==> flow/design.v <==
module bus #(
    parameter DATA_WIDTH = 32,
    parameter ADDR_WIDTH = 8,
    parameter RESP_WIDTH = 3
)
(
    input s0_axi_aclk,
    input s0_axi_aresetn,
    input [ADDR_WIDTH-1:0] s0_axi_awaddr,
    input s0_axi_awvalid,
    output reg s0_axi_awready,
    input [DATA_WIDTH-1:0] s0_axi_wdata,
    input [DATA_WIDTH/8:0] s0_axi_wstrb,
    input s0_axi_wvalid,
    output reg s0_axi_wready,
    output reg [RESP_WIDTH - 1:0] s0_axi_bresp,
    output reg s0_axi_bvalid,
    input s0_axi_bready,
    input [ADDR_WIDTH-1:0] s0_axi_araddr,
    input s0_axi_arvalid,
    output reg s0_axi_arready,
    output reg [DATA_WIDTH-1:0] s0_axi_rdata,
    output reg [RESP_WIDTH - 1:0] s0_axi_rresp,
    output reg s0_axi_rvalid,
    input s0_axi_rready,
    input m1_axi_aclk,
    input m1_axi_aresetn,
    output  reg [ADDR_WIDTH-1:0] m1_axi_awaddr,
    output  reg m1_axi_awvalid,
    input  m1_axi_awready,
    output  reg [DATA_WIDTH-1:0] m1_axi_wdata,
    output  reg [DATA_WIDTH/8:0] m1_axi_wstrb,
    output  reg m1_axi_wvalid,
    input  m1_axi_wready,
    input  [RESP_WIDTH - 1:0] m1_axi_bresp,
    input  m1_axi_bvalid,
    output reg m1_axi_bready,
    output reg [ADDR_WIDTH-1:0] m1_axi_araddr,
    output reg m1_axi_arvalid,
    input  m1_axi_arready,
    input  [DATA_WIDTH-1:0] m1_axi_rdata,
    input  [RESP_WIDTH - 1:0] m1_axi_rresp,
    input  m1_axi_rvalid,
    output reg m1_axi_rready,
    input m2_axi_aclk,
    input m2_axi_aresetn,
    output  reg [ADDR_WIDTH-1:0] m2_axi_awaddr,
    output  reg m2_axi_awvalid,
    input  m2_axi_awready,
    output  reg [DATA_WIDTH-1:0] m2_axi_wdata,
    output  reg [DATA_WIDTH/8:0] m2_axi_wstrb,
    output  reg m2_axi_wvalid,
    input  m2_axi_wready,
    input  [RESP_WIDTH - 1:0] m2_axi_bresp,
    input  m2_axi_bvalid,
    output reg m2_axi_bready,
    output reg [ADDR_WIDTH-1:0] m2_axi_araddr,
    output reg m2_axi_arvalid,
    input  m2_axi_arready,
    input  [DATA_WIDTH-1:0] m2_axi_rdata,
    input  [RESP_WIDTH - 1:0] m2_axi_rresp,
    input  m2_axi_rvalid,
    output reg m2_axi_rready
);
reg [DATA_WIDTH-1:0] cached_slave1_read_data;
reg [ADDR_WIDTH-1:0] cached_slave1_read_address;
reg [DATA_WIDTH-1:0] cached_slave1_write_data;
reg  cached_slave1_write_valid_data;
reg [ADDR_WIDTH-1:0] cached_slave1_write_address;
reg [DATA_WIDTH/8:0] cached_slave1_wstrb;
reg  cached_slave1_write_valid_address;
reg [DATA_WIDTH-1:0] cached_slave2_read_data;
reg [ADDR_WIDTH-1:0] cached_slave2_read_address;
reg [DATA_WIDTH-1:0] cached_slave2_write_data;
reg [ADDR_WIDTH-1:0] cached_slave2_write_address;
reg [DATA_WIDTH/8:0] cached_slave2_wstrb;
reg  cached_slave2_write_valid_data;
reg  cached_slave2_write_valid_address;
  typedef enum {IDLE_WRITE,VALID_WRITE_ADDR,VALID_WRITE_DATA, WRITE_TO_SLAVE1, WRITE_TO_SLAVE2, NOTIFY_MASTER_FROM_SLAVE1, NOTIFY_MASTER_FROM_SLAVE2 } writing_states;
  typedef enum {IDLE_READ, VALID_READ_ADDR, READ_FROM_SLAVE1, READ_FROM_SLAVE2, CACHE_DATA_FROM_SLAVE1,CACHE_DATA_FROM_SLAVE2, WRITE_TO_MASTER_FROM_SLAVE1, WRITE_TO_MASTER_FROM_SLAVE2 } reading_states;
  writing_states write_state;
  reading_states read_state;
always @(posedge s0_axi_aclk) begin
    if (s0_axi_aresetn == 0) begin
      s0_axi_awready <= 0;
      s0_axi_wready <= 0;
      s0_axi_bvalid <= 0;
      m1_axi_awvalid <=0;
      m1_axi_wvalid <=0;
      m2_axi_awvalid <=0;
      m2_axi_wvalid <=0;
      s0_axi_bresp <= 0;
      m1_axi_awaddr <= 0;
      m1_axi_wdata <= 0;
      m1_axi_wstrb <= 0;
      m1_axi_bready <= 0;
      m2_axi_awaddr <= 0;
      m2_axi_wdata <= 0;
      m2_axi_wstrb <= 0;
      m2_axi_bready <= 0;
      cached_slave1_write_address <= 0;
      cached_slave1_write_valid_address <= 0;
      cached_slave1_write_data <= 0;
      cached_slave1_wstrb <= 0;
      cached_slave1_write_valid_data <= 0;
      cached_slave2_write_address <= 0;
      cached_slave2_write_valid_address <= 0;
      cached_slave2_write_data <= 0;
      cached_slave2_wstrb <= 0;
      cached_slave2_write_valid_data <= 0;
      write_state <= IDLE_WRITE;
    end else begin
      case (write_state)
        IDLE_WRITE: begin
          s0_axi_wready <= 1;
          s0_axi_awready <= 1;
          s0_axi_bvalid <= 0;
          if (s0_axi_bready) begin
            s0_axi_wready <= 0;
            s0_axi_awready <= 0;
            write_state <= VALID_WRITE_ADDR;
          end
        end
        VALID_WRITE_ADDR: begin
          if(s0_axi_awaddr == 0 || s0_axi_awaddr == 4)begin
                cached_slave1_write_address <= s0_axi_awaddr;
                cached_slave1_write_valid_address <= s0_axi_awvalid;
                write_state <= VALID_WRITE_DATA;
              end 
          if(s0_axi_awaddr == 16 || s0_axi_awaddr == 20) begin
                cached_slave2_write_address <= s0_axi_awaddr;
                cached_slave2_write_valid_address <= s0_axi_awvalid;
                write_state <= VALID_WRITE_DATA;
              end 
        end
        VALID_WRITE_DATA: begin
            if(cached_slave1_write_address == 0 || cached_slave1_write_address == 4)begin
                cached_slave1_write_data <= s0_axi_wdata;
                cached_slave1_wstrb <= s0_axi_wstrb;
                cached_slave1_write_valid_data <= s0_axi_wvalid;
                write_state <= WRITE_TO_SLAVE1;
              end 
            if(cached_slave2_write_address == 16 || cached_slave2_write_address == 20) begin
                cached_slave2_write_data <= s0_axi_wdata;
                cached_slave2_wstrb <= s0_axi_wstrb;
                cached_slave2_write_valid_data <= s0_axi_wvalid;
                write_state <= WRITE_TO_SLAVE2;
              end 
        end
        WRITE_TO_SLAVE1: begin
            m1_axi_awaddr <= cached_slave1_write_address;
            m1_axi_awvalid <= 1;
            m1_axi_wdata <= cached_slave1_write_data;
            m1_axi_wstrb <= cached_slave1_wstrb;
            m1_axi_wvalid <= 1;
            m1_axi_bready <= s0_axi_bready;
            write_state <= NOTIFY_MASTER_FROM_SLAVE1;
        end
        WRITE_TO_SLAVE2: begin
            m2_axi_awaddr <= cached_slave2_write_address;
            m2_axi_awvalid <= 1;
            m2_axi_wdata <= cached_slave2_write_data;
            m2_axi_wstrb <= cached_slave2_wstrb;
            m2_axi_wvalid <= 1;
            m2_axi_bready <= s0_axi_bready;
            write_state <= NOTIFY_MASTER_FROM_SLAVE2;
          end
        NOTIFY_MASTER_FROM_SLAVE1: begin
            s0_axi_wready <= m1_axi_wready;
            s0_axi_awready <= m1_axi_awready;
            s0_axi_bvalid <= m1_axi_bvalid;
            s0_axi_bresp <= m1_axi_bresp;
            write_state <= IDLE_WRITE;
        end
        NOTIFY_MASTER_FROM_SLAVE2: begin
            s0_axi_wready <= m2_axi_wready;
            s0_axi_awready <= m2_axi_awready;
            s0_axi_bvalid <= m2_axi_bvalid;
            s0_axi_bresp <= m2_axi_bresp;
            write_state <= IDLE_WRITE;
        end
      endcase
    end
  end
always @(posedge s0_axi_aclk) begin
    if (s0_axi_aresetn == 0) begin
       s0_axi_arready <= 0;
       s0_axi_rvalid <= 0;
       s0_axi_rdata <= 0;
       s0_axi_rresp <= 0;
       m1_axi_rready <= 0;
       m2_axi_rready <= 0;
       m1_axi_araddr <= 0;
       m1_axi_arvalid <= 0;
       m2_axi_araddr <= 0;
       m2_axi_arvalid <= 0;
       cached_slave1_read_address <= 0;
       cached_slave1_read_data <= 0;
       cached_slave2_read_address <= 0;
       cached_slave2_read_data <= 0;
       read_state<=IDLE_READ;
    end else begin
      case (read_state)
        IDLE_READ: begin
          s0_axi_arready <= 1; 
          m1_axi_rready <= 0;
          m2_axi_rready <= 0;
          s0_axi_rvalid <= 0;
           if(s0_axi_rready ) begin
            read_state<=VALID_READ_ADDR;
           end
        end
        VALID_READ_ADDR: begin
            if(s0_axi_araddr == 8 || s0_axi_araddr == 12)begin
                cached_slave1_read_address <= s0_axi_araddr;
                s0_axi_arready <= 0;
                s0_axi_rvalid <= 1;
                read_state <= READ_FROM_SLAVE1;
               end 
           if(s0_axi_araddr == 24 || s0_axi_araddr == 28) begin
                 cached_slave2_read_address <= s0_axi_araddr;
                 s0_axi_rvalid <= 1;
                 s0_axi_arready <= 0;
                 read_state <= READ_FROM_SLAVE2;
              end 
        end
        READ_FROM_SLAVE1: begin
            m1_axi_araddr <= cached_slave1_read_address;
            m1_axi_arvalid <= 1;
            m1_axi_rready <= 1;
            read_state <= CACHE_DATA_FROM_SLAVE1;
        end
        READ_FROM_SLAVE2: begin
            m2_axi_araddr <= cached_slave2_read_address;
            m2_axi_arvalid <= 1;
            m2_axi_rready <= 1;
            read_state <= CACHE_DATA_FROM_SLAVE2;
        end
        CACHE_DATA_FROM_SLAVE1: begin
           cached_slave1_read_data <= m1_axi_rdata;
           read_state <= WRITE_TO_MASTER_FROM_SLAVE1;
        end
        CACHE_DATA_FROM_SLAVE2: begin
          cached_slave2_read_data <= m2_axi_rdata;
          read_state <= WRITE_TO_MASTER_FROM_SLAVE2;  
        end
        WRITE_TO_MASTER_FROM_SLAVE1: begin           
              if(m1_axi_arready) begin
                s0_axi_rdata <= cached_slave1_read_data; 
                s0_axi_rvalid <= 1;
                s0_axi_rresp <= 0;
                read_state <= IDLE_READ; 
              end
            s0_axi_rvalid <= 0;
        end
        WRITE_TO_MASTER_FROM_SLAVE2: begin 
            if(m2_axi_arready) begin
              s0_axi_rdata <= cached_slave2_read_data;
              s0_axi_rvalid <= 1;
              s0_axi_rresp <= 0;
              read_state <= IDLE_READ;
            end
            s0_axi_rvalid <= 0;
        end
      endcase
    end
  end
endmodule
module adder#(
    parameter DATA_WIDTH = 32,
    parameter ADDR_WIDTH = 8,
    parameter RESP_WIDTH = 3
)
(
    input s1_axi_aclk,
    input s1_axi_aresetn,
    input [ADDR_WIDTH-1:0] s1_axi_awaddr,
    input s1_axi_awvalid,
    output reg s1_axi_awready,
    input [DATA_WIDTH-1:0] s1_axi_wdata,
    input [DATA_WIDTH/8:0] s1_axi_wstrb,
    input s1_axi_wvalid,
    output reg s1_axi_wready,
    output reg [RESP_WIDTH - 1:0] s1_axi_bresp,
    output reg s1_axi_bvalid,
    input s1_axi_bready,
    input [ADDR_WIDTH-1:0] s1_axi_araddr,
    input s1_axi_arvalid,
    output  s1_axi_arready,
    output reg [DATA_WIDTH-1:0] s1_axi_rdata,
    output reg [RESP_WIDTH - 1:0] s1_axi_rresp,
    output reg s1_axi_rvalid,
    input  s1_axi_rready
);
reg [DATA_WIDTH-1:0] operandA, operandB;
wire [(2*DATA_WIDTH-1):0] result_tmp;
wire [DATA_WIDTH-1:0] overflow_adder;
reg [1:0] operandCounters;
reg [(2*DATA_WIDTH-1):0] result_hold;
reg s1_axi_arready_tmp;
assign s1_axi_arready = s1_axi_arready_tmp;
always@(posedge s1_axi_aclk)
begin
    if(~s1_axi_aresetn) 
    begin
	    s1_axi_awready <= 0;
       s1_axi_wready <= 0;
       operandCounters <= 0;
       operandA <= 0;
       operandB <= 0;
       s1_axi_bresp <= 0;
       s1_axi_bvalid <= 0;
    end
	else if(s1_axi_awvalid == 1 && s1_axi_wvalid == 1 )
	  begin
	     case(s1_axi_awaddr)
		   0:
		     begin
            s1_axi_awready <= 0;
            s1_axi_wready <= 0;
                  operandA <= s1_axi_wdata;
                  if(operandCounters == 2'b10) begin
                     operandCounters <= 1;
                  end
                  else begin
                     operandCounters <= operandCounters + 1;
                  end
                  if (s1_axi_bready == 1) begin
                    s1_axi_awready <= 1;
                    s1_axi_wready <= 1;
                    s1_axi_bresp <= 0;
                    s1_axi_bvalid <= 1;  
                  end
			 end  
		   4: 
		     begin
            s1_axi_awready <= 0;
            s1_axi_wready <= 0;
              operandB <= s1_axi_wdata;  
              if(operandCounters == 2) begin
                    operandCounters <= 1;
              end
                  else begin
                    operandCounters <= operandCounters + 1;
                  end 
              if (s1_axi_bready == 1) begin
                s1_axi_awready <= 1;
                s1_axi_wready <= 1;
                s1_axi_bresp <= 0;
                s1_axi_bvalid <= 1;
              end
			 end 
		   default:
		      begin
			     s1_axi_awready <= 1;
              s1_axi_wready <= 1;
			  end
        endcase
	  end
	else
	  begin
	   s1_axi_bresp <= 0;
      s1_axi_bvalid <= 0;
	  end
end
always@(posedge s1_axi_aclk)
begin
   if(~s1_axi_aresetn)
      result_hold <= 0;
   else if(operandCounters == 2)
      result_hold <= result_tmp;
end
assign result_tmp = (operandCounters == 2) ? operandA + operandB : result_hold;
assign overflow_adder = (result_tmp > (2**DATA_WIDTH)-1)?1:0;    
always@(posedge s1_axi_aclk)
begin
   if(~s1_axi_aresetn) begin
	   s1_axi_rvalid <= 0;
       s1_axi_rresp <= 0;
       s1_axi_rdata <= 0;
   end 
	else if(s1_axi_rready == 1 && s1_axi_arvalid == 1)
      begin
         case(s1_axi_araddr)
            8: begin
                  s1_axi_rvalid <= 1;
                  s1_axi_rresp <= 0;
                  s1_axi_rdata <= result_tmp[31:0];
               end
            12: begin
                  s1_axi_rvalid <= 1;
                  s1_axi_rresp <= 0;
                  s1_axi_rdata <= overflow_adder;
               end
            default: begin
                  s1_axi_rresp <= 0;
               end
         endcase
      end
   else
	  begin
        s1_axi_rresp <= 0;
	  end
end
always@(posedge s1_axi_aclk)
begin
 if(s1_axi_aresetn == 1'b0) 
  begin
   s1_axi_arready_tmp <= 0;
  end 
 else
   if(s1_axi_arvalid && ~s1_axi_arready_tmp )
      s1_axi_arready_tmp <= 1'b1;    
   else
      s1_axi_arready_tmp <= 1'b0; 
 end
endmodule
module multiplier#(
    parameter DATA_WIDTH = 32,
    parameter ADDR_WIDTH = 8,
    parameter RESP_WIDTH = 3
)
(
    input s2_axi_aclk,
    input s2_axi_aresetn,
    input [ADDR_WIDTH-1:0] s2_axi_awaddr,
    input s2_axi_awvalid,
    output reg s2_axi_awready,
    input [DATA_WIDTH-1:0] s2_axi_wdata,
    input [DATA_WIDTH/8:0] s2_axi_wstrb,
    input s2_axi_wvalid,
    output reg s2_axi_wready,
    output reg [RESP_WIDTH - 1:0] s2_axi_bresp,
    output reg s2_axi_bvalid,
    input s2_axi_bready,
    input [ADDR_WIDTH-1:0] s2_axi_araddr,
    input s2_axi_arvalid,
    output  s2_axi_arready,
    output reg [DATA_WIDTH-1:0] s2_axi_rdata,
    output reg [RESP_WIDTH - 1:0] s2_axi_rresp,
    output reg s2_axi_rvalid,
    input  s2_axi_rready
);
reg [DATA_WIDTH-1:0] operandA, operandB;
wire [(2*DATA_WIDTH-1):0] result_tmp;
wire [DATA_WIDTH-1:0] overflow_adder;
reg [1:0] operandCounters;
reg [(2*DATA_WIDTH-1):0] result_hold;
reg s2_axi_arready_tmp;
assign s2_axi_arready = s2_axi_arready_tmp;
always@(posedge s2_axi_aclk)
begin
    if(~s2_axi_aresetn) 
    begin
	    s2_axi_awready <= 0;
       s2_axi_wready <= 0;
       operandCounters <= 0;
       operandA <= 0;
       operandB <= 0;
       s2_axi_bresp <= 0;
       s2_axi_bvalid <= 0;
    end
	else if(s2_axi_awvalid == 1 && s2_axi_wvalid == 1 )
	  begin
	     case(s2_axi_awaddr)
		   16:
		     begin
            s2_axi_awready <= 0;
            s2_axi_wready <= 0;
                  operandA <= s2_axi_wdata;
                  if(operandCounters == 2'b10) begin
                     operandCounters <= 1;
                  end
                  else begin
                     operandCounters <= operandCounters + 1;
                  end
                  if (s2_axi_bready == 1) begin
                    s2_axi_awready <= 1;
                    s2_axi_wready <= 1;
                    s2_axi_bresp <= 0;
                    s2_axi_bvalid <= 1;  
                  end
			 end  
		   20: 
		     begin
            s2_axi_awready <= 0;
            s2_axi_wready <= 0;
              operandB <= s2_axi_wdata;  
              if(operandCounters == 2) begin
                    operandCounters <= 1;
              end
                  else begin
                    operandCounters <= operandCounters + 1;
                  end 
              if (s2_axi_bready == 1) begin
                s2_axi_awready <= 1;
                s2_axi_wready <= 1;
                s2_axi_bresp <= 0;
                s2_axi_bvalid <= 1;
              end
			 end 
		   default:
		      begin
			     s2_axi_awready <= 1;
              s2_axi_wready <= 1;
			  end
        endcase
	  end
	else
	  begin
	   s2_axi_bresp <= 0;
      s2_axi_bvalid <= 0;
	  end
end
always@(posedge s2_axi_aclk)
begin
   if(~s2_axi_aresetn)
      result_hold <= 0;
   else if(operandCounters == 2)
      result_hold <= result_tmp;
end
assign result_tmp = (operandCounters == 2) ? operandA * operandB : result_hold;
assign overflow_adder = (result_tmp > (2**DATA_WIDTH)-1)?1:0;    
always@(posedge s2_axi_aclk)
begin
   if(~s2_axi_aresetn) begin
	   s2_axi_rvalid <= 0;
       s2_axi_rresp <= 0;
       s2_axi_rdata <= 0;
   end 
	else if(s2_axi_rready == 1 && s2_axi_arvalid == 1)
      begin
         case(s2_axi_araddr)
            24: begin
                  s2_axi_rvalid <= 1;
                  s2_axi_rresp <= 0;
                  s2_axi_rdata <= result_tmp[31:0];
               end
            28: begin
                  s2_axi_rvalid <= 1;
                  s2_axi_rresp <= 0;
                  s2_axi_rdata <= overflow_adder;
               end
            default: begin
                  s2_axi_rresp <= 0;
               end
         endcase
      end
   else
	  begin
        s2_axi_rresp <= 0;
	  end
end
always@(posedge s2_axi_aclk)
begin
 if(s2_axi_aresetn == 1'b0) 
  begin
   s2_axi_arready_tmp <= 0;
  end 
 else
   if(s2_axi_arvalid && ~s2_axi_arready_tmp )
      s2_axi_arready_tmp <= 1'b1;    
   else
      s2_axi_arready_tmp <= 1'b0; 
 end
endmodule
module wrapper #(
    parameter DATA_WIDTH = 32,
    parameter ADDR_WIDTH = 8,
    parameter RESP_WIDTH = 3
)
(
    input s3_axi_aclk,
    input s3_axi_aresetn,
    input [ADDR_WIDTH-1:0] s3_axi_awaddr,
    input s3_axi_awvalid,
    output wire s3_axi_awready,
    input [DATA_WIDTH-1:0] s3_axi_wdata,
    input [DATA_WIDTH/8:0] s3_axi_wstrb,
    input s3_axi_wvalid,
    output wire s3_axi_wready,
    output wire [RESP_WIDTH - 1:0] s3_axi_bresp,
    output wire s3_axi_bvalid,
    input s3_axi_bready,
    input [ADDR_WIDTH-1:0] s3_axi_araddr,
    input s3_axi_arvalid,
    output wire s3_axi_arready,
    output wire [DATA_WIDTH-1:0] s3_axi_rdata,
    output wire [RESP_WIDTH - 1:0] s3_axi_rresp,
    output wire s3_axi_rvalid,
    input s3_axi_rready
);
wire [ADDR_WIDTH-1:0] connect_slave1_awaddr;
wire connect_slave1_awvalid;
wire connect_slave1_awready;
wire [DATA_WIDTH-1:0] connect_slave1_wdata;
wire [DATA_WIDTH/8:0] connect_slave1_wstrb;
wire connect_slave1_wvalid;
wire connect_slave1_wready;
wire [RESP_WIDTH - 1:0] connect_slave1_bresp;
wire connect_slave1_bvalid;
wire connect_slave1_bready;
wire [ADDR_WIDTH-1:0] connect_slave1_araddr;
wire connect_slave1_arvalid;
wire connect_slave1_arready;
wire [DATA_WIDTH-1:0] connect_slave1_rdata;
wire [RESP_WIDTH - 1:0] connect_slave1_rresp;
wire connect_slave1_rvalid;
wire connect_slave1_rready;
wire [ADDR_WIDTH-1:0] connect_slave2_awaddr;
wire connect_slave2_awvalid;
wire connect_slave2_awready;
wire [DATA_WIDTH-1:0] connect_slave2_wdata;
wire [DATA_WIDTH/8:0] connect_slave2_wstrb;
wire connect_slave2_wvalid;
wire connect_slave2_wready;
wire [RESP_WIDTH - 1:0] connect_slave2_bresp;
wire connect_slave2_bvalid;
wire connect_slave2_bready;
wire [ADDR_WIDTH-1:0] connect_slave2_araddr;
wire connect_slave2_arvalid;
wire connect_slave2_arready;
wire [DATA_WIDTH-1:0] connect_slave2_rdata;
wire [RESP_WIDTH - 1:0] connect_slave2_rresp;
wire connect_slave2_rvalid;
wire connect_slave2_rready;
bus#(
    .DATA_WIDTH(DATA_WIDTH),
    .ADDR_WIDTH(ADDR_WIDTH),
    .RESP_WIDTH(RESP_WIDTH)
) bus_instiate (
    .s0_axi_aclk(s3_axi_aclk),
    .s0_axi_aresetn(s3_axi_aresetn),
    .s0_axi_awaddr(s3_axi_awaddr),
    .s0_axi_awvalid(s3_axi_awvalid),
    .s0_axi_awready(s3_axi_awready),
    .s0_axi_wdata(s3_axi_wdata),
    .s0_axi_wstrb(s3_axi_wstrb),
    .s0_axi_wvalid(s3_axi_wvalid),
    .s0_axi_wready(s3_axi_wready),
    .s0_axi_bresp(s3_axi_bresp),
    .s0_axi_bvalid(s3_axi_bvalid),
    .s0_axi_bready(s3_axi_bready),
    .s0_axi_araddr(s3_axi_araddr),
    .s0_axi_arvalid(s3_axi_arvalid),
    .s0_axi_arready(s3_axi_arready),
    .s0_axi_rdata(s3_axi_rdata),
    .s0_axi_rresp(s3_axi_rresp),
    .s0_axi_rvalid(s3_axi_rvalid),
    .s0_axi_rready(s3_axi_rready),
    .m1_axi_aclk(s3_axi_aclk),
    .m1_axi_aresetn(s3_axi_aresetn),
    .m1_axi_awaddr(connect_slave1_awaddr),
    .m1_axi_awvalid(connect_slave1_awvalid),
    .m1_axi_awready(connect_slave1_awready),
    .m1_axi_wdata(connect_slave1_wdata),
    .m1_axi_wstrb(connect_slave1_wstrb),
    .m1_axi_wvalid(connect_slave1_wvalid),
    .m1_axi_wready(connect_slave1_wready),
    .m1_axi_bresp(connect_slave1_bresp),
    .m1_axi_bvalid(connect_slave1_bvalid),
    .m1_axi_bready(connect_slave1_bready),
    .m1_axi_araddr(connect_slave1_araddr),
    .m1_axi_arvalid(connect_slave1_arvalid),
    .m1_axi_arready(connect_slave1_arready),
    .m1_axi_rdata(connect_slave1_rdata),
    .m1_axi_rresp(connect_slave1_rresp),
    .m1_axi_rvalid(connect_slave1_rvalid),
    .m1_axi_rready(connect_slave1_rready),
    .m2_axi_aclk(s3_axi_aclk),
    .m2_axi_aresetn(s3_axi_aresetn),
    .m2_axi_awaddr(connect_slave2_awaddr),
    .m2_axi_awvalid(connect_slave2_awvalid),
    .m2_axi_awready(connect_slave2_awready),
    .m2_axi_wdata(connect_slave2_wdata),
    .m2_axi_wstrb(connect_slave2_wstrb),
    .m2_axi_wvalid(connect_slave2_wvalid),
    .m2_axi_wready(connect_slave2_wready),
    .m2_axi_bresp(connect_slave2_bresp),
    .m2_axi_bvalid(connect_slave2_bvalid),
    .m2_axi_bready(connect_slave2_bready),
    .m2_axi_araddr(connect_slave2_araddr),
    .m2_axi_arvalid(connect_slave2_arvalid),
    .m2_axi_arready(connect_slave2_arready),
    .m2_axi_rdata(connect_slave2_rdata),
    .m2_axi_rresp(connect_slave2_rresp),
    .m2_axi_rvalid(connect_slave2_rvalid),
    .m2_axi_rready(connect_slave2_rready)
  );
  adder #(
    .DATA_WIDTH(DATA_WIDTH),
    .ADDR_WIDTH(ADDR_WIDTH),
    .RESP_WIDTH(RESP_WIDTH)
  ) adder_instiate (
    .s1_axi_aclk(s3_axi_aclk),
    .s1_axi_aresetn(s3_axi_aresetn),
    .s1_axi_awaddr(connect_slave1_awaddr),
    .s1_axi_awvalid(connect_slave1_awvalid),
    .s1_axi_awready(connect_slave1_awready),
    .s1_axi_wdata(connect_slave1_wdata),
    .s1_axi_wstrb(connect_slave1_wstrb),
    .s1_axi_wvalid(connect_slave1_wvalid),
    .s1_axi_wready(connect_slave1_wready),
    .s1_axi_bresp(connect_slave1_bresp),
    .s1_axi_bvalid(connect_slave1_bvalid),
    .s1_axi_bready(connect_slave1_bready),
    .s1_axi_araddr(connect_slave1_araddr),
    .s1_axi_arvalid(connect_slave1_arvalid),
    .s1_axi_arready(connect_slave1_arready),
    .s1_axi_rdata(connect_slave1_rdata),
    .s1_axi_rresp(connect_slave1_rresp),
    .s1_axi_rvalid(connect_slave1_rvalid),
    .s1_axi_rready(connect_slave1_rready)
  );
   multiplier #(
    .DATA_WIDTH(DATA_WIDTH),
    .ADDR_WIDTH(ADDR_WIDTH),
    .RESP_WIDTH(RESP_WIDTH)
   ) multiplier_instiate (
    .s2_axi_aclk(s3_axi_aclk),
    .s2_axi_aresetn(s3_axi_aresetn),
    .s2_axi_awaddr(connect_slave2_awaddr),
    .s2_axi_awvalid(connect_slave2_awvalid),
    .s2_axi_awready(connect_slave2_awready),
    .s2_axi_wdata(connect_slave2_wdata),
    .s2_axi_wstrb(connect_slave2_wstrb),
    .s2_axi_wvalid(connect_slave2_wvalid),
    .s2_axi_wready(connect_slave2_wready),
    .s2_axi_bresp(connect_slave2_bresp),
    .s2_axi_bvalid(connect_slave2_bvalid),
    .s2_axi_bready(connect_slave2_bready),
    .s2_axi_araddr(connect_slave2_araddr),
    .s2_axi_arvalid(connect_slave2_arvalid),
    .s2_axi_arready(connect_slave2_arready),
    .s2_axi_rdata(connect_slave2_rdata),
    .s2_axi_rresp(connect_slave2_rresp),
    .s2_axi_rvalid(connect_slave2_rvalid),
    .s2_axi_rready(connect_slave2_rready)
  );
endmodule
* From RTL to reports: wrapper *
The steps from the RTL of wrapper to its reports follow in flow order.
Lines are those of the file above, counted from 1.
Operators: Yosys type, input widths -> output width; for muxes data width and select width s.
The mark - stands for no value.

inputs
  top = wrapper
  clock = s3_axi_aclk
  cell library = sky130hd
  corner = tt_025C_1v80

* After elaboration *
Source: Yosys, flattened and elaborated, memories not mapped. Widths are those after wreduce. Registers that Yosys merges into a memory's read port (data or address) are not register bits. Print and check cells do not count.

bit counts
  input port bits = 60
  memory bits (writable) = 0
  output and inout bits = 43
  bits in latches = 0
  ROM bits = 0
  bits in registers = 706
  memories = 0
  word width x clocked read ports = 0
  elaborated cells = 207

cells by class
  shifts and indexed selects = 0
  order comparisons = 2
  equality and inequality tests = 41
  $add $sub $neg = 3
  multiply operators = 1
  div/mod/pow operators = 0
  bitwise operators = 2
  reduce/logical cells = 55
  muxes and demuxes = 54

operators by type and width
  operator              count
  $mul 32x32->64        1
  $mux 32               12
  $pmux 32 s8           1
  $eq 32x3->1 const B   7
  $pmux 32 s6           1
  $pmux 32 s2           3
  $eq 32x2->1 const B   4
  $gt 64x32->1 const B  2
  $mux 64               2
  $eq 8x5->1 const B    10
  $eq 32x1->1 const B   2
  $logic_not 32->1      2
  $reduce_and 2->1      20
  $add 32x32->33        1
  $eq 8x4->1 const B    4
  $eq 8x3->1 const B    3
  $logic_not 8->1       3
  $reduce_bool 2->1     10
  $mux 3                6
  $mux 1                17
  $pmux 3 s2            2
  $ne 3x1->1 const B    3
  $ne 2x1->1 const B    4
  $reduce_bool 8->1     1
  $pmux 1 s2            4
  $mux 2                4
  $logic_or 1x1->1      6
  $reduce_or 2->1       3

Other operator kinds: 12; their cells: 20.

* Logic depth *
Yosys ltp: most cells in a row. Word level: on the elaborated netlist, between registers, memories and ports. Mapped: between sequential cells and ports; inverters and the memories' decode and read muxes count.

depth
  word-level depth = 5
  ABC_AREA = 0
  gate-level depth with buffers = 29
  depth with buffers taken out = 27

* Mapped cells and area *
Source: synth_stat.txt of the flow (Yosys; design flattened, memories mapped). It holds for the ABC_AREA given above (unset counts as 0); a run with the other value may have another netlist.

mapped netlist
  area of sequential cells = 12912.4 um^2
  flip-flops = 645
  cells in the netlist = 6479
  buffer cells = 409
  chip area (Yosys) = 57679.1 um^2

cell types
  cell                       count  area in all (um^2)
  sky130_fd_sc_hd__fa_1      897    1.8E+04
  sky130_fd_sc_hd__dfxtp_1   645    1.29E+04
  sky130_fd_sc_hd__nand2_1   1093   4.1E+03
  sky130_fd_sc_hd__ha_1      295    3691.04
  sky130_fd_sc_hd__and2_1    546    3.42E+03
  sky130_fd_sc_hd__inv_1     911    3419.53
  sky130_fd_sc_hd__mux2i_1   212    2.12E+03
  sky130_fd_sc_hd__a21oi_1   354    1.77E+03
  sky130_fd_sc_hd__nor2_1    397    1.49E+03
  sky130_fd_sc_hd__clkbuf_1  368    1.38E+03
  sky130_fd_sc_hd__o21ai_0   105    525.504
  sky130_fd_sc_hd__and3_1    61     381.616
  sky130_fd_sc_hd__a211oi_1  47     352.838
  sky130_fd_sc_hd__a21o_1    47     352.838
  sky130_fd_sc_hd__xor2_1    38     332.819
  sky130_fd_sc_hd__xnor2_1   30     262.752
  sky130_fd_sc_hd__nand4_1   31     193.936
  sky130_fd_sc_hd__nor3_1    38     190.182

Other cell types: 76; their cells: 364.
The figures by module come from a second, unflattened synthesis with its own total; it is not the netlist above.

unflattened totals
  cells (unflattened synthesis) = 6687
  area total of the unflattened synthesis = 59950.0 um^2

Each row is one instance without its submodules.

modules
  module      instances  cells  area (um^2)  sequential area (um^2)
  multiplier  1          4569   39964.6      3323.2
  bus         1          1193   12324.3      6786.5
  adder       1          925    7661.1       3323.2
  wrapper     1          0      0.0          0.0

* Path before layout *
OpenSTA on the mapped netlist: ideal clock, no wires. The path of least setup slack (recovery checks aside). Input and output delay are each 20% of the period. Register names are those of the netlist, which keeps one name where synthesis merged equal registers.

timing path after synthesis
  kind = flip-flop to flip-flop
  start = reg multiplier_instiate.operandB[8]
  end = reg multiplier_instiate.s2_axi_rdata[0]
  buffers on the path = 1
  setup time = 0.131 ns
  path slack = 2.335 ns
  stages = 28
  data arrival time = 7.534 ns
  launch time at the first pin = 0.000 ns
  path delay = 7.665 ns
  data required time = 9.869 ns
  period = 10.0 ns
  synthesis period reached = 7.665 ns

"path delay" = arrival - input delay + setup time.
"stages": output pins that drive a net of the path, with the launching flip-flop's if there is one; two outputs of one cell count as two.
"synthesis period reached" = period - worst setup slack (recovery checks aside). The figure is calculated, with input and output delays left at 20% of the set period.
The rows between start and end are the longest chain of elaborated cells between them; the timing report does not say that the signal goes this way. Where chains are equally long, one stands for them.
Each line given opens the expression or statement behind the cell; cells for indexed reads and writes are added by Yosys, which also makes memories of some case tables.
At most two assigning lines are given for a register; there are more.

on the way, after synthesis
  cells stage by stage = sky130_fd_sc_hd__dfxtp_1 sky130_fd_sc_hd__clkbuf_1 sky130_fd_sc_hd__nand2_1 sky130_fd_sc_hd__fa_1 sky130_fd_sc_hd__inv_1 sky130_fd_sc_hd__fa_1 sky130_fd_sc_hd__fa_1 sky130_fd_sc_hd__inv_1 sky130_fd_sc_hd__fa_1 sky130_fd_sc_hd__inv_1 sky130_fd_sc_hd__fa_1 sky130_fd_sc_hd__fa_1 sky130_fd_sc_hd__fa_1 sky130_fd_sc_hd__inv_1 sky130_fd_sc_hd__fa_1 sky130_fd_sc_hd__inv_1 sky130_fd_sc_hd__ha_1 sky130_fd_sc_hd__nand2_1 sky130_fd_sc_hd__or3_4 sky130_fd_sc_hd__nor3_1 sky130_fd_sc_hd__o21ai_0 sky130_fd_sc_hd__a211oi_1 sky130_fd_sc_hd__mux2i_1 sky130_fd_sc_hd__o311ai_0 sky130_fd_sc_hd__a2111oi_2 sky130_fd_sc_hd__and4b_1 sky130_fd_sc_hd__nor4b_2 sky130_fd_sc_hd__a31oi_1
  cells in the longest elaborated chain = 5
  elaborated cells on any way between the ends = 5
  source lines of those cells = 3
  those cells by class = 1 x mul; 1 x compare; 3 x mux

ends and longest elaborated chain, after synthesis
  item                RTL line  RTL
  start: declaration  444       reg [DATA_WIDTH-1:0] operandA, operandB;
  start: assignment   459       operandB <= 0;
  start: assignment   488       operandB <= s2_axi_wdata;
  $mul 32x32->64      522       assign result_tmp = (operandCounters == 2) ? operandA * operandB : result_hold;
  $mux 64             522
  $gt 64x32->1        523       assign overflow_adder = (result_tmp > (2**DATA_WIDTH)-1)?1:0;
  $mux 1              523
  $pmux 32 s2         533       case(s2_axi_araddr)
  end: assignment     537       s2_axi_rdata <= result_tmp[31:0];
  end: assignment     542       s2_axi_rdata <= overflow_adder;
  end: declaration    439       output reg [DATA_WIDTH-1:0] s2_axi_rdata,

* Path in the finished layout *
From the final timing report of record 1: the path of least setup slack in the routed layout; clock arrival at registers is part of the times.

timing path after layout
  kind = flip-flop to flip-flop
  start = reg multiplier_instiate.operandB[26]
  end = reg multiplier_instiate.s2_axi_rdata[0]
  launch time at the first pin = 0.62 ns
  period = 9.47 ns
  stages = 25
  setup time = 0.13 ns
  path slack = 0.63 ns
  data arrival time = 9.32 ns
  buffers on the path = 0
  data required time = 9.95 ns

The rows between start and end are the longest chain of elaborated cells between them; the timing report does not say that the signal goes this way. Where chains are equally long, one stands for them.
At most two assigning lines are given for a register; there are more.

on the way, after layout
  cells stage by stage = sky130_fd_sc_hd__dfxtp_1 sky130_fd_sc_hd__nand2_1 sky130_fd_sc_hd__fa_1 sky130_fd_sc_hd__inv_1 sky130_fd_sc_hd__fa_1 sky130_fd_sc_hd__fa_1 sky130_fd_sc_hd__fa_1 sky130_fd_sc_hd__fa_1 sky130_fd_sc_hd__fa_1 sky130_fd_sc_hd__fa_1 sky130_fd_sc_hd__inv_1 sky130_fd_sc_hd__fa_1 sky130_fd_sc_hd__inv_1 sky130_fd_sc_hd__ha_1 sky130_fd_sc_hd__a21oi_1 sky130_fd_sc_hd__o211ai_1 sky130_fd_sc_hd__a21oi_1 sky130_fd_sc_hd__a211oi_1 sky130_fd_sc_hd__nor3_2 sky130_fd_sc_hd__xnor2_1 sky130_fd_sc_hd__o41a_1 sky130_fd_sc_hd__a2111oi_2 sky130_fd_sc_hd__and4b_1 sky130_fd_sc_hd__nor4b_2 sky130_fd_sc_hd__a31oi_1
  cells in the longest elaborated chain = 5
  elaborated cells on any way between the ends = 5
  source lines of those cells = 3
  those cells by class = 1 x mul; 1 x compare; 3 x mux

ends and longest elaborated chain, after layout
  item                RTL line  RTL
  start: declaration  444       reg [DATA_WIDTH-1:0] operandA, operandB;
  start: assignment   459       operandB <= 0;
  start: assignment   488       operandB <= s2_axi_wdata;
  $mul 32x32->64      522       assign result_tmp = (operandCounters == 2) ? operandA * operandB : result_hold;
  $mux 64             522
  $gt 64x32->1        523       assign overflow_adder = (result_tmp > (2**DATA_WIDTH)-1)?1:0;
  $mux 1              523
  $pmux 32 s2         533       case(s2_axi_araddr)
  end: assignment     537       s2_axi_rdata <= result_tmp[31:0];
  end: assignment     542       s2_axi_rdata <= overflow_adder;
  end: declaration    439       output reg [DATA_WIDTH-1:0] s2_axi_rdata,

Add stored flow runs of wrapper

Below are 6 stored runs of the flow (Yosys, OpenROAD; platform sky130hd) on wrapper, each with its settings and what was measured, unordered. Constraints: input delay and output delay 20% of the set period each, output load 0.01 pF.
By "achieved clock period (ns)" is meant the clock period of the run minus its worst setup slack. This is arithmetic on one report: input and output delays are still those of the set period (20% each).
By "worst setup path time (ns)" is meant the share of the clock period that the worst setup path is allowed (20% is reserved at inputs, 20% at outputs), minus its slack. Clock arrival times at its registers enter into it.
"finish__power__total": no workload was simulated; the value follows from the tool's default switching activity.

settings of record 1
{
  "ABC_AREA": 0,
  "CAP_MARGIN": 20,
  "CORE_UTILIZATION": 66,
  "CTS_CLUSTER_SIZE": 97,
  "MAX_ROUTING_LAYER": "met4",
  "MIN_ROUTING_LAYER": "met1",
  "PLACE_DENSITY_LB_ADDON": 0.12,
  "SLEW_MARGIN": 20,
  "TNS_END_PERCENT": 55,
  "period_ns": 9.47,
  "CORE_MARGIN": 2
}
report of record 1
yosys chip area after synthesis (um^2): 57679.1
finish__design__die__area: 89772.1
finish__design__instance__area__stdcell: 61486.5
finish__design__instance__utilization: 0.7088
finish__timing__setup__ws: 0.634
finish__timing__setup__tns: 0.000
finish__timing__hold__ws: 0.446
finish__power__total: 5.346e-03
achieved clock period (ns): 8.836
worst setup path time (ns): 8.84
worst setup path kind: flip-flop to flip-flop

settings of record 2
{
  "CORE_UTILIZATION": 40,
  "period_ns": 10.0,
  "CAP_MARGIN": 20,
  "CORE_MARGIN": 2,
  "SLEW_MARGIN": 20
}
report of record 2
yosys chip area after synthesis (um^2): 57679.1
finish__design__die__area: 147253.0
finish__design__instance__area__stdcell: 62638.8
finish__design__instance__utilization: 0.4371
finish__timing__setup__ws: 0.791
finish__timing__setup__tns: 0.000
finish__timing__hold__ws: 0.436
finish__power__total: 5.140e-03
achieved clock period (ns): 9.209
worst setup path time (ns): 9.21
worst setup path kind: flip-flop to flip-flop

settings of record 3
{
  "ABC_AREA": 1,
  "CELL_PAD_IN_SITES_GLOBAL_PLACEMENT": 3,
  "CORE_UTILIZATION": 31,
  "CTS_CLUSTER_DIAMETER": 236,
  "CTS_CLUSTER_SIZE": 89,
  "GPL_TIMING_DRIVEN": 0,
  "MIN_ROUTING_LAYER": "met2",
  "PLACE_DENSITY_LB_ADDON": 0.0,
  "SLEW_MARGIN": 30,
  "TNS_END_PERCENT": 45,
  "period_ns": 10.0,
  "CAP_MARGIN": 20,
  "CORE_MARGIN": 2
}
report of record 3
yosys chip area after synthesis (um^2): 59638.4
finish__design__die__area: 195908.0
finish__design__instance__area__stdcell: 64344.2
finish__design__instance__utilization: 0.3376
finish__timing__setup__ws: 0.302
finish__timing__setup__tns: 0.000
finish__timing__hold__ws: 0.353
finish__power__total: 3.750e-03
achieved clock period (ns): 9.698
worst setup path time (ns): 9.70
worst setup path kind: flip-flop to flip-flop

settings of record 4
{
  "ABC_AREA": 1,
  "CELL_PAD_IN_SITES_GLOBAL_PLACEMENT": 3,
  "CORE_UTILIZATION": 31,
  "CTS_CLUSTER_DIAMETER": 236,
  "CTS_CLUSTER_SIZE": 46,
  "GPL_TIMING_DRIVEN": 0,
  "PLACE_DENSITY_LB_ADDON": 0.0,
  "TNS_END_PERCENT": 45,
  "period_ns": 10.0,
  "CAP_MARGIN": 20,
  "CORE_MARGIN": 2,
  "SLEW_MARGIN": 20
}
report of record 4
yosys chip area after synthesis (um^2): 59638.4
finish__design__die__area: 195908.0
finish__design__instance__area__stdcell: 64300.4
finish__design__instance__utilization: 0.3374
finish__timing__setup__ws: 0.609
finish__timing__setup__tns: 0.000
finish__timing__hold__ws: 0.438
finish__power__total: 3.906e-03
achieved clock period (ns): 9.391
worst setup path time (ns): 9.39
worst setup path kind: flip-flop to flip-flop

settings of record 5
{
  "ABC_AREA": 0,
  "CAP_MARGIN": 40,
  "CELL_PAD_IN_SITES_GLOBAL_PLACEMENT": 2,
  "CORE_UTILIZATION": 31,
  "CTS_CLUSTER_DIAMETER": 236,
  "CTS_CLUSTER_SIZE": 30,
  "GPL_ROUTABILITY_DRIVEN": 0,
  "GPL_TIMING_DRIVEN": 0,
  "HOLD_SLACK_MARGIN": 0.05,
  "MIN_ROUTING_LAYER": "met2",
  "PLACE_DENSITY_LB_ADDON": 0.0,
  "SETUP_SLACK_MARGIN": 1.51,
  "SLEW_MARGIN": 30,
  "TNS_END_PERCENT": 45,
  "period_ns": 10.0,
  "CORE_MARGIN": 2
}
report of record 5
yosys chip area after synthesis (um^2): 57679.1
finish__design__die__area: 189530.0
finish__design__instance__area__stdcell: 65168.8
finish__design__instance__utilization: 0.3518
finish__timing__setup__ws: 1.306
finish__timing__setup__tns: 0.000
finish__timing__hold__ws: 0.460
finish__power__total: 4.048e-03
achieved clock period (ns): 8.694
worst setup path time (ns): 8.69
worst setup path kind: flip-flop to flip-flop

settings of record 6
{
  "ABC_AREA": 0,
  "CELL_PAD_IN_SITES_GLOBAL_PLACEMENT": 3,
  "CORE_UTILIZATION": 31,
  "CTS_CLUSTER_DIAMETER": 236,
  "CTS_CLUSTER_SIZE": 89,
  "GPL_ROUTABILITY_DRIVEN": 0,
  "GPL_TIMING_DRIVEN": 0,
  "MIN_ROUTING_LAYER": "met2",
  "PLACE_DENSITY_LB_ADDON": 0.0,
  "SLEW_MARGIN": 30,
  "TNS_END_PERCENT": 45,
  "period_ns": 10.0,
  "CAP_MARGIN": 20,
  "CORE_MARGIN": 2
}
report of record 6
yosys chip area after synthesis (um^2): 57679.1
finish__design__die__area: 189530.0
finish__design__instance__area__stdcell: 62520.0
finish__design__instance__utilization: 0.3375
finish__timing__setup__ws: 0.269
finish__timing__setup__tns: 0.000
finish__timing__hold__ws: 0.364
finish__power__total: 3.754e-03
achieved clock period (ns): 9.731
worst setup path time (ns): 9.73
worst setup path kind: flip-flop to flip-flop
